==> flow/design.v <==
module ALU (
    input         clk,         
    input         rst,         
    input         i_vld,       
    input  [31:0] i_a,         
    input  [31:0] i_b,         
    input         opcode,      
    output reg [31:0] o_res,   
    output reg    o_res_vld,   
    output reg    overflow     
);
reg         i_vld_stage1;
reg [31:0]  i_a_stage1, i_b_stage1;
reg         opcode_stage1;
always @(posedge clk or posedge rst) begin
    if (rst) begin
        i_vld_stage1  <= 1'b0;
        i_a_stage1    <= 32'b0;
        i_b_stage1    <= 32'b0;
        opcode_stage1 <= 1'b0;
    end else begin
        i_vld_stage1  <= i_vld;
        i_a_stage1    <= i_a;
        i_b_stage1    <= i_b;
        opcode_stage1 <= opcode;
    end
end
reg         opcode_stage2, opcode_stage3, opcode_stage4;
always @(posedge clk or posedge rst) begin
    if (rst) begin
        opcode_stage2 <= 1'b0;
        opcode_stage3 <= 1'b0;
        opcode_stage4 <= 1'b0;
    end else begin
        opcode_stage2 <= opcode_stage1;
        opcode_stage3 <= opcode_stage2;
        opcode_stage4 <= opcode_stage3;
    end
end
wire [31:0] add_res, mul_res;
wire        add_vld, mul_vld;
wire        add_ovf,  mul_ovf;
adder_32bit adder_inst (
    .clk        (clk),
    .rst        (rst),
    .i_vld      (i_vld_stage1),
    .i_a        (i_a_stage1),
    .i_b        (i_b_stage1),
    .o_res      (add_res),
    .o_res_vld  (add_vld),
    .overflow   (add_ovf)
);
multiplier_32bit multiplier_inst (
    .clk        (clk),
    .rst        (rst),
    .i_vld      (i_vld_stage1),
    .i_a        (i_a_stage1),
    .i_b        (i_b_stage1),
    .o_res      (mul_res),
    .o_res_vld  (mul_vld),
    .overflow   (mul_ovf)
);
always @(posedge clk or posedge rst) begin
    if (rst) begin
        o_res     <= 32'b0;
        o_res_vld <= 1'b0;
        overflow  <= 1'b0;
    end else begin
        case (opcode_stage4)
            1'b0: begin   
                o_res     <= add_res;
                o_res_vld <= add_vld;
                overflow  <= add_ovf;
            end
            1'b1: begin   
                o_res     <= mul_res;
                o_res_vld <= mul_vld;
                overflow  <= mul_ovf;
            end
            default: begin
                o_res     <= 32'b0;
                o_res_vld <= 1'b0;
                overflow  <= 1'b0;
            end
        endcase
    end
end
endmodule
module adder_32bit (
    input         clk,
    input         rst,
    input  [31:0] i_a,
    input  [31:0] i_b,
    input         i_vld,
    output reg [31:0] o_res,
    output reg    o_res_vld,
    output reg    overflow
);
wire        sign_a, sign_b;
wire [7:0]  exp_a, exp_b;
wire [23:0] man_a, man_b;   
assign sign_a = i_a[31];
assign sign_b = i_b[31];
assign exp_a  = i_a[30:23];
assign exp_b  = i_b[30:23];
assign man_a = (exp_a == 8'b0) ? {1'b0, i_a[22:0]} : {1'b1, i_a[22:0]};
assign man_b = (exp_b == 8'b0) ? {1'b0, i_b[22:0]} : {1'b1, i_b[22:0]};
wire is_nan_a  = (exp_a == 8'hFF) && (|i_a[22:0]);
wire is_nan_b  = (exp_b == 8'hFF) && (|i_b[22:0]);
wire is_inf_a  = (exp_a == 8'hFF) && (i_a[22:0] == 23'b0);
wire is_inf_b  = (exp_b == 8'hFF) && (i_b[22:0] == 23'b0);
wire is_zero_a = (i_a[30:0] == 31'b0);
wire is_zero_b = (i_b[30:0] == 31'b0);
reg         i_vld_r;
reg         sign_a_r, sign_b_r;
reg  [7:0]  exp_a_r, exp_b_r;
reg  [23:0] man_a_r, man_b_r;
reg         is_nan_a_r, is_nan_b_r;
reg         is_inf_a_r, is_inf_b_r;
reg         is_zero_a_r, is_zero_b_r;
always @(posedge clk or posedge rst) begin
    if (rst) begin
        i_vld_r     <= 1'b0;
        sign_a_r    <= 1'b0; sign_b_r    <= 1'b0;
        exp_a_r     <= 8'b0; exp_b_r     <= 8'b0;
        man_a_r     <= 24'b0; man_b_r    <= 24'b0;
        is_nan_a_r  <= 1'b0; is_nan_b_r  <= 1'b0;
        is_inf_a_r  <= 1'b0; is_inf_b_r  <= 1'b0;
        is_zero_a_r <= 1'b0; is_zero_b_r <= 1'b0;
    end else begin
        i_vld_r     <= i_vld;
        sign_a_r    <= sign_a;    sign_b_r    <= sign_b;
        exp_a_r     <= exp_a;     exp_b_r     <= exp_b;
        man_a_r     <= man_a;     man_b_r     <= man_b;
        is_nan_a_r  <= is_nan_a;  is_nan_b_r  <= is_nan_b;
        is_inf_a_r  <= is_inf_a;  is_inf_b_r  <= is_inf_b;
        is_zero_a_r <= is_zero_a; is_zero_b_r <= is_zero_b;
    end
end
wire [7:0]  exp_diff;
wire [7:0]  shift_amt;
wire [23:0] man_a_aligned, man_b_aligned;
assign exp_diff = (exp_a_r > exp_b_r) ? (exp_a_r - exp_b_r) : (exp_b_r - exp_a_r);
assign shift_amt = (exp_diff > 8'd23) ? 8'd23 : exp_diff;   
assign man_a_aligned = (exp_a_r > exp_b_r) ? man_a_r : (man_a_r >> shift_amt);
assign man_b_aligned = (exp_a_r > exp_b_r) ? (man_b_r >> shift_amt) : man_b_r;
wire [7:0]  exp_larger = (exp_a_r > exp_b_r) ? exp_a_r : exp_b_r;
wire        op_add_sub;   
wire [24:0] sum_raw;      
wire        sign_sum;
assign op_add_sub = sign_a_r ^ sign_b_r;   
assign sum_raw = (sign_a_r == sign_b_r) ? 
                 {1'b0, man_a_aligned} + {1'b0, man_b_aligned} :   
                 (man_a_aligned >= man_b_aligned) ? 
                 {1'b0, man_a_aligned - man_b_aligned} :           
                 {1'b0, man_b_aligned - man_a_aligned};            
assign sign_sum = (sign_a_r == sign_b_r) ? sign_a_r :            
                  (man_a_aligned >= man_b_aligned) ? sign_a_r :  
                  sign_b_r;                                      
wire        add_nan = is_nan_a_r || is_nan_b_r ||
                      ((is_inf_a_r && is_inf_b_r) && (sign_a_r != sign_b_r));
reg         i_vld_r2;
reg [24:0]  sum_raw_r;
reg         sign_sum_r;
reg [7:0]   exp_larger_r;
reg         is_nan_r, is_inf_r, is_zero_r;
always @(posedge clk or posedge rst) begin
    if (rst) begin
        i_vld_r2    <= 1'b0;
        sum_raw_r   <= 25'b0;
        sign_sum_r  <= 1'b0;
        exp_larger_r <= 8'b0;
        is_nan_r    <= 1'b0;
        is_inf_r    <= 1'b0;
        is_zero_r   <= 1'b0;
    end else begin
        i_vld_r2    <= i_vld_r;
        sum_raw_r   <= sum_raw;
        sign_sum_r  <= sign_sum;
        exp_larger_r <= exp_larger;
        is_nan_r    <= add_nan;
        is_inf_r    <= (is_inf_a_r || is_inf_b_r) && !add_nan;
        is_zero_r   <= is_zero_a_r && is_zero_b_r;
    end
end
reg  [23:0] man_norm;
reg  [7:0]  exp_norm;
reg         overflow_norm;
always @(*) begin
    man_norm    = sum_raw_r[23:0];
    exp_norm    = exp_larger_r;
    overflow_norm = 1'b0;
    if (sum_raw_r[24:0] == 25'b0) begin
        man_norm = 24'b0;
        exp_norm = 8'b0;
    end
    else if (~sum_raw_r[24] && ~sum_raw_r[23]) begin   
        if (sum_raw_r[22]) begin
            man_norm = sum_raw_r[23:0] << 1;
            exp_norm = exp_larger_r - 1;
        end else if (sum_raw_r[21]) begin
            man_norm = sum_raw_r[23:0] << 2;
            exp_norm = exp_larger_r - 2;
        end else if (sum_raw_r[20]) begin
            man_norm = sum_raw_r[23:0] << 3;
            exp_norm = exp_larger_r - 3;
        end else if (sum_raw_r[19]) begin
            man_norm = sum_raw_r[23:0] << 4;
            exp_norm = exp_larger_r - 4;
        end else if (sum_raw_r[18]) begin
            man_norm = sum_raw_r[23:0] << 5;
            exp_norm = exp_larger_r - 5;
        end else if (sum_raw_r[17]) begin
            man_norm = sum_raw_r[23:0] << 6;
            exp_norm = exp_larger_r - 6;
        end else begin
            man_norm = sum_raw_r[23:0] << 7;
            exp_norm = exp_larger_r - 7;
        end
    end
    else if (sum_raw_r[24]) begin
        man_norm = sum_raw_r[24:1];
        exp_norm = exp_larger_r + 1;
        overflow_norm = (exp_norm == 8'hFF);   
    end
    if (exp_norm == 8'hFF) overflow_norm = 1'b1;
end
always @(posedge clk or posedge rst) begin
    if (rst) begin
        o_res     <= 32'b0;
        o_res_vld <= 1'b0;
        overflow  <= 1'b0;
    end else if (i_vld_r2) begin
        if (is_nan_r) begin
            o_res <= 32'h7FC0_0000;   
            overflow <= 1'b1;
        end
        else if (is_inf_r) begin
            o_res <= {sign_sum_r, 8'hFF, 23'b0};   
            overflow <= 1'b1;
        end
        else if (is_zero_r) begin
            o_res <= {sign_sum_r, 31'b0};   
            overflow <= 1'b0;
        end
        else if (overflow_norm) begin
            o_res <= {sign_sum_r, 8'hFF, 23'b0};   
            overflow <= 1'b1;
        end
        else begin
            o_res <= {sign_sum_r, exp_norm, man_norm[22:0]};
            overflow <= 1'b0;
        end
        o_res_vld <= 1'b1;
    end else begin
        o_res_vld <= 1'b0;
        o_res     <= 32'b0;
        overflow  <= 1'b0;
    end
end
endmodule
module multiplier_32bit (
    input         clk,
    input         rst,
    input  [31:0] i_a,
    input  [31:0] i_b,
    input         i_vld,
    output reg [31:0] o_res,
    output reg    o_res_vld,
    output reg    overflow
);
wire        sign_a, sign_b;
wire [7:0]  exp_a, exp_b;
wire [23:0] man_a, man_b;
assign sign_a = i_a[31];
assign sign_b = i_b[31];
assign exp_a  = i_a[30:23];
assign exp_b  = i_b[30:23];
assign man_a  = (exp_a == 8'b0) ? {1'b0, i_a[22:0]} : {1'b1, i_a[22:0]};
assign man_b  = (exp_b == 8'b0) ? {1'b0, i_b[22:0]} : {1'b1, i_b[22:0]};
wire is_nan_a  = (exp_a == 8'hFF) && (|i_a[22:0]);
wire is_nan_b  = (exp_b == 8'hFF) && (|i_b[22:0]);
wire is_inf_a  = (exp_a == 8'hFF) && (i_a[22:0] == 23'b0);
wire is_inf_b  = (exp_b == 8'hFF) && (i_b[22:0] == 23'b0);
wire is_zero_a = (i_a[30:0] == 31'b0);
wire is_zero_b = (i_b[30:0] == 31'b0);
reg         i_vld_r;
reg         sign_a_r, sign_b_r;
reg  [7:0]  exp_a_r, exp_b_r;
reg  [23:0] man_a_r, man_b_r;
reg         is_nan_a_r, is_nan_b_r;
reg         is_inf_a_r, is_inf_b_r;
reg         is_zero_a_r, is_zero_b_r;
always @(posedge clk or posedge rst) begin
    if (rst) begin
        i_vld_r     <= 1'b0;
        sign_a_r    <= 1'b0; sign_b_r    <= 1'b0;
        exp_a_r     <= 8'b0; exp_b_r     <= 8'b0;
        man_a_r     <= 24'b0; man_b_r    <= 24'b0;
        is_nan_a_r  <= 1'b0; is_nan_b_r  <= 1'b0;
        is_inf_a_r  <= 1'b0; is_inf_b_r  <= 1'b0;
        is_zero_a_r <= 1'b0; is_zero_b_r <= 1'b0;
    end else begin
        i_vld_r     <= i_vld;
        sign_a_r    <= sign_a;    sign_b_r    <= sign_b;
        exp_a_r     <= exp_a;     exp_b_r     <= exp_b;
        man_a_r     <= man_a;     man_b_r     <= man_b;
        is_nan_a_r  <= is_nan_a;  is_nan_b_r  <= is_nan_b;
        is_inf_a_r  <= is_inf_a;  is_inf_b_r  <= is_inf_b;
        is_zero_a_r <= is_zero_a; is_zero_b_r <= is_zero_b;
    end
end
wire [47:0] product_raw;   
wire        sign_res;
wire [7:0]  exp_raw;
wire [7:0]  exp_calc;
wire        overflow_calc;
wire [23:0] man_rounded;
wire [22:0] man_final;
assign sign_res = sign_a_r ^ sign_b_r;   
assign product_raw = man_a_r * man_b_r;  
assign exp_raw = exp_a_r + exp_b_r - 8'd127;
wire product_msb = product_raw[47];   
wire [47:0] product_shifted = product_msb ? product_raw >> 1 : product_raw;
assign exp_calc = product_msb ? exp_raw + 1 : exp_raw;
wire guard_bit    = product_shifted[23];
wire sticky_bit   = |product_shifted[22:0];
wire round_up     = guard_bit && (sticky_bit || product_shifted[24]);
assign man_rounded = product_shifted[47:24] + round_up;
wire carry_round = man_rounded[23];   
assign man_final = carry_round ? man_rounded[23:1] : man_rounded[22:0];
wire [7:0] exp_final = carry_round ? exp_calc + 1 : exp_calc;
assign overflow_calc = (exp_final == 8'hFF) || (exp_raw > 8'd254);
wire        mul_nan = is_nan_a_r || is_nan_b_r ||
                      ((is_inf_a_r && is_zero_b_r) || (is_zero_a_r && is_inf_b_r));
reg         i_vld_r2;
reg         sign_res_r;
reg [7:0]   exp_final_r;
reg [22:0]  man_final_r;
reg         overflow_calc_r;
reg         is_nan_r, is_inf_r, is_zero_r;
always @(posedge clk or posedge rst) begin
    if (rst) begin
        i_vld_r2        <= 1'b0;
        sign_res_r      <= 1'b0;
        exp_final_r     <= 8'b0;
        man_final_r     <= 23'b0;
        overflow_calc_r <= 1'b0;
        is_nan_r        <= 1'b0;
        is_inf_r        <= 1'b0;
        is_zero_r       <= 1'b0;
    end else begin
        i_vld_r2        <= i_vld_r;
        sign_res_r      <= sign_res;
        exp_final_r     <= exp_final;
        man_final_r     <= man_final;
        overflow_calc_r <= overflow_calc;
        is_nan_r        <= mul_nan;
        is_inf_r        <= (is_inf_a_r || is_inf_b_r) && !mul_nan;
        is_zero_r       <= is_zero_a_r || is_zero_b_r;
    end
end
always @(posedge clk or posedge rst) begin
    if (rst) begin
        o_res     <= 32'b0;
        o_res_vld <= 1'b0;
        overflow  <= 1'b0;
    end else if (i_vld_r2) begin
        if (is_nan_r) begin
            o_res <= 32'h7FC0_0000;   
            overflow <= 1'b1;
        end
        else if (is_inf_r) begin
            o_res <= {sign_res_r, 8'hFF, 23'b0};   
            overflow <= 1'b1;
        end
        else if (is_zero_r) begin
            o_res <= {sign_res_r, 31'b0};   
            overflow <= 1'b0;
        end
        else if (overflow_calc_r) begin
            o_res <= {sign_res_r, 8'hFF, 23'b0};   
            overflow <= 1'b1;
        end
        else begin
            o_res <= {sign_res_r, exp_final_r, man_final_r};
            overflow <= 1'b0;
        end
        o_res_vld <= 1'b1;
    end else begin
        o_res_vld <= 1'b0;
        o_res     <= 32'b0;
        overflow  <= 1'b0;
    end
end
endmodule
From RTL to reports: ALU
Tool output for the design above, in the order of the flow.
Lines are those of the file above, counted from 1.
Library cell names are shortened.
The mark n/a stands for no value.

inputs
  top = ALU
  clock input = clk
  library = sky130hd
  corner = tt_025C_1v80

Word-level counts
Counts by Yosys on the flattened word-level netlist (proc, flatten, opt, wreduce; memories kept). Register bits leave out memories and registers merged into their read ports (data or address); mux counts leave out enables and synchronous resets folded into registers. Print and check cells are left out. Cells with the same type and inputs are merged into one.

word-level totals
  flip-flop bits (word level) = 317
  word-level cells = 171
  bits of input ports = 68
  output and inout bits = 34

operators by class
  muxes and demuxes = 60
  shift operators = 2
  bitwise gates (word level) = 4
  reduce/logical cells = 33
  order comparisons = 4
  $mul = 1
  equal/unequal tests = 7
  add/sub/neg operators = 18

operator list
  cell                                                         number
  24-bit by 24-bit multiplier with 48-bit output               1
  23-bit 2-to-1 mux                                            10
  31-bit 2-to-1 mux                                            6
  32-bit 2-to-1 mux                                            4
  24-bit 2-to-1 mux                                            5
  8-bit 2-to-1 mux                                             14
  23-bit OR reduction                                          3
  32-bit case mux with 2-bit select                            1
  31-bit zero test                                             2
  24-bit subtractor                                            2
  24-bit by 8-bit >> shifter with 24-bit output                2
  47-bit 2-to-1 mux                                            1
  23-bit zero test                                             2
  8-bit equality test with constant B                          5
  8-bit by 3-bit subtractor with 8-bit output with constant B  4
  24-bit by 24-bit adder with 25-bit output                    1
  25-bit zero test                                             1
  25-bit 2-to-1 mux                                            1
  24-bit by 1-bit adder with 24-bit output                     1
  24-bit greater-or-equal comparator                           1
  8-bit by 1-bit adder with 8-bit output with constant B       3
  1-bit 2-to-1 mux                                             17
  8-bit by 2-bit subtractor with 8-bit output with constant B  2
  8-bit subtractor                                             2
  8-bit zero test                                              2
  1-bit logical AND                                            13
  1-bit logical OR                                             8
  8-bit by 1-bit subtractor with 8-bit output with constant B  1

Other operator kinds: 11; their cells: 14.

Depth
Longest topological path by Yosys (ltp), each cell counted once; first at word level (registers and memories cut), then after technology mapping (sequential cells cut; the memories' decode and read muxes count).

depth
  depth after elaboration = 16
  ABC_AREA = 1
  gate-level depth with buffers = 47
  mapped depth without buffers = 43

After synthesis
The flow's flattened synthesis, as Yosys stat reports it; memories are mapped. The netlist is that of the ABC_AREA named above (0 if unset); the other value can give another one.

cells by type
  cell type  number  total area (um^2)
  fa_1       488     9769.37
  dfrtp_1    317     7.93E+03
  nand2_1    1674    6.28E+03
  inv_1      1294    4.86E+03
  ha_1       289     3.62E+03
  nand3_1    262     1.31E+03
  nor2_1     292     1.1E+03
  o21ai_0    210     1.05E+03
  a21oi_1    188     940.902
  clkbuf_1   226     848.314
  xor2_1     58      507.987
  mux2_2     34      382.867
  nand4_1    52      325.312
  o221ai_1   25      218.96
  o22ai_1    30      187.68
  xnor2_1    19      166.41
  nor3_1     32      160.154
  nor4_1     23      143.888

Other cell types: 42; their cells: 260.

synthesis totals
  buffer cells = 263
  mapped flip-flops = 317
  mapped cells = 5773
  sequential part of the area = 7932.6 um^2
  synthesis area = 41649.9 um^2

Worst setup path after synthesis
Path of least setup slack by OpenSTA after synthesis, without wires, with an ideal clock, recovery checks aside; 20% of the period is set as input and as output delay. Where synthesis merged equal registers, the netlist keeps one of their names.

timing path after synthesis
  path kind = register to register
  start = register (no name shown)
  end = register multiplier_inst.man_final_r[18]
  required time = 8.880 ns
  setup slack = 1.530 ns
  arrival = 7.351 ns
  period = 9.0 ns
  stages = 40
  path delay = 7.471 ns
  time at the first pin = 0.000 ns
  buffers on the path = 2
  library setup time = 0.120 ns
  synthesis period reached = 7.47 ns

"path delay" is the arrival time less input delay plus setup time.
"stages": output pins that drive a net of the path, with the launching flip-flop's if there is one; two outputs of one cell count as two.
"synthesis period reached" is the clock period less the worst setup slack; recovery checks do not enter. This is arithmetic on one report: input and output delays are still those of the set period (20% each).
Between the ends stands the longest chain of elaborated cells between them, by number of cells; it is not shown to be the way that was timed. Of several equally long chains one is given.
A line is the first line of the expression or statement that the cell stems from. Yosys adds cells for indexed reads and writes and turns some case tables into memories.

on the way, after synthesis
  cells stage by stage = dfrtp_1 clkbuf_1 clkbuf_1 nand2_1 fa_1 inv_1 fa_1 inv_1 fa_1 inv_1 fa_1 inv_1 fa_1 inv_1 fa_1 inv_1 fa_1 inv_1 [4 not listed] nor2_4 nand2_1 nor2_2 nand2_2 nand4_2 nand2_4 nand2_1 nand2_1 nor2_2 ha_1 inv_1 nor3_2 nand2_1 nor2_2 nand2_1 nor2_4 nand3_1 and3_1
  cells in the longest elaborated chain = 7
  elaborated cells on any way between the ends = 7
  RTL lines with such cells = 6
  classes of those cells = add/sub: 1; mul: 1; mux: 2; reduce/logical: 3

ends and longest elaborated chain, after synthesis
  item                                            line  RTL
  24-bit by 24-bit multiplier with 48-bit output  321
  47-bit 2-to-1 mux                               324
  23-bit OR reduction                             327
  1-bit logical OR                                328
  1-bit logical AND                               328
  24-bit by 1-bit adder with 24-bit output        329
  23-bit 2-to-1 mux                               331   assign man_final = carry_round ? man_rounded[23:1] : man_rounded[22:0];
  end, assigned                                   347   man_final_r     <= 23'b0;
  end, assigned                                   356   man_final_r     <= man_final;
  end, declared                                   339   reg [22:0]  man_final_r;

Worst path after layout
Path of least setup slack in the final report of flow run 2 (OpenROAD, finished layout, wires in). Where an end is a register, its clock arrival counts in the times.

timing path post-layout
  path kind = register to register
  start = register (no name shown)
  end = register adder_inst.sum_raw_r[23]
  time at the first pin = 0.60 ns
  required time = 9.45 ns
  period = 9.0 ns
  library setup time = 0.17 ns
  buffers on the path = 3
  arrival = 8.38 ns
  setup slack = 1.07 ns
  stages = 35

Between the ends stands the longest chain of elaborated cells between them, by number of cells; it is not shown to be the way that was timed. Of several equally long chains one is given.

on the way, post-layout
  cells stage by stage = dfrtp_1 inv_1 fa_1 nand2_1 nand2_1 nand2_1 nand3_1 nand2_1 buf_2 o21ai_1 nand2_1 inv_1 nand2_2 nand2_2 nor2_2 inv_2 clkbuf_1 nand3_1 nand2_1 nand2_1 nand3_1 nand2_1 ha_1 clkbuf_1 nor2_1 nand2_1 nor4_2 nand3_1 nand3_1 inv_1 o31ai_1 nor3_1 a21oi_1 nand2_1 xor2_1
  cells in the longest elaborated chain = 9
  elaborated cells on any way between the ends = 16
  classes of those cells = add/sub: 5; compare: 3; shift: 2; mux: 6

ends and longest elaborated chain, post-layout
  item                                                      line  RTL
  8-bit greater-than comparator                             143   assign exp_diff = (exp_a_r > exp_b_r) ? (exp_a_r - exp_b_r) : (exp_b_r - exp_a_r);
  8-bit 2-to-1 mux                                          143
  8-bit by 5-bit greater-than comparator with 1-bit output  144   assign shift_amt = (exp_diff > 8'd23) ? 8'd23 : exp_diff;
  8-bit 2-to-1 mux                                          144
  24-bit by 8-bit >> shifter with 24-bit output             146   assign man_b_aligned = (exp_a_r > exp_b_r) ? (man_b_r >> shift_amt) : man_b_r;
  24-bit 2-to-1 mux                                         146
  24-bit subtractor                                         156   {1'b0, man_b_aligned - man_a_aligned};
  24-bit 2-to-1 mux                                         154   (man_a_aligned >= man_b_aligned) ?
  25-bit 2-to-1 mux                                         152   assign sum_raw = (sign_a_r == sign_b_r) ?
  end, assigned                                             170   sum_raw_r   <= 25'b0;
  end, assigned                                             178   sum_raw_r   <= sum_raw;
  end, declared                                             163   reg [24:0]  sum_raw_r;

Wiki page: ALU / flow data

Flow measurements of ALU on sky130hd: 4 stored runs with different settings, listed in no order. Input and output delays are each 20% of the period that was set; the output load is 0.01 pF.
"achieved clock period" is the run's clock period less its worst setup slack. It is reckoned from that one timing run; input and output delays stay at 20% of the period that was set.
"critical path time" means the part of the period allowed to the worst setup path (the constraints hold back 20% at inputs and 20% at outputs) less its slack; where the path has registers, the arrival times of their clocks count too.
A setting shown as - is not set for that run.
Results: - = not shown.

setting or result                        flow run 1  flow run 2            flow run 3            flow run 4
ABC_AREA                                 1           1                     -                     -
CELL_PAD_IN_SITES_DETAIL_PLACEMENT       2           -                     0                     -
CORE_MARGIN                              4           2                     2                     2
CORE_UTILIZATION                         63          37                    36                    40
CTS_CLUSTER_DIAMETER                     138         175                   215                   -
GPL_ROUTABILITY_DRIVEN                   0           0                     1                     -
MAX_ROUTING_LAYER                        met4        met5                  met5                  -
MIN_ROUTING_LAYER                        met1        met2                  met1                  -
PLACE_DENSITY_LB_ADDON                   0.12        -                     0.06                  -
SLEW_MARGIN                              0           15                    5                     20
TNS_END_PERCENT                          65          -                     15                    -
period_ns                                12.7        9.0                   11.6                  15.3
CAP_MARGIN                               20          20                    35                    20
CELL_PAD_IN_SITES_GLOBAL_PLACEMENT       -           1                     1                     -
CORE_ASPECT_RATIO                        -           1.09                  0.95                  -
GPL_TIMING_DRIVEN                        -           0                     -                     -
HOLD_SLACK_MARGIN                        -           0.24                  -                     -
PLACE_DENSITY                            -           0.76                  -                     0.6
SETUP_SLACK_MARGIN                       -           0.96                  -                     -
standard-cell area after routing (um^2)  -           48713.0               43650.6               43077.6
achieved clock period (ns)               -           7.932                 10.002                10.104
total negative setup slack (ns)          -           0.000                 0.000                 0.000
post-route worst hold slack (ns)         -           0.348                 0.346                 0.326
worst setup slack after layout (ns)      -           1.068                 1.598                 5.196
utilization of the finished layout (%)   -           43.6                  40.1                  43.9
Yosys chip area after synthesis (um^2)   -           41649.9               39505.4               39505.4
critical path time (ns)                  -           7.93                  10.00                 10.10
type of the worst setup path             -           register to register  register to register  register to register
die size (um^2)                          -           115269.0              112403.0              101293.0

Flow run 1: did not finish, placement stopped with DPL-0033
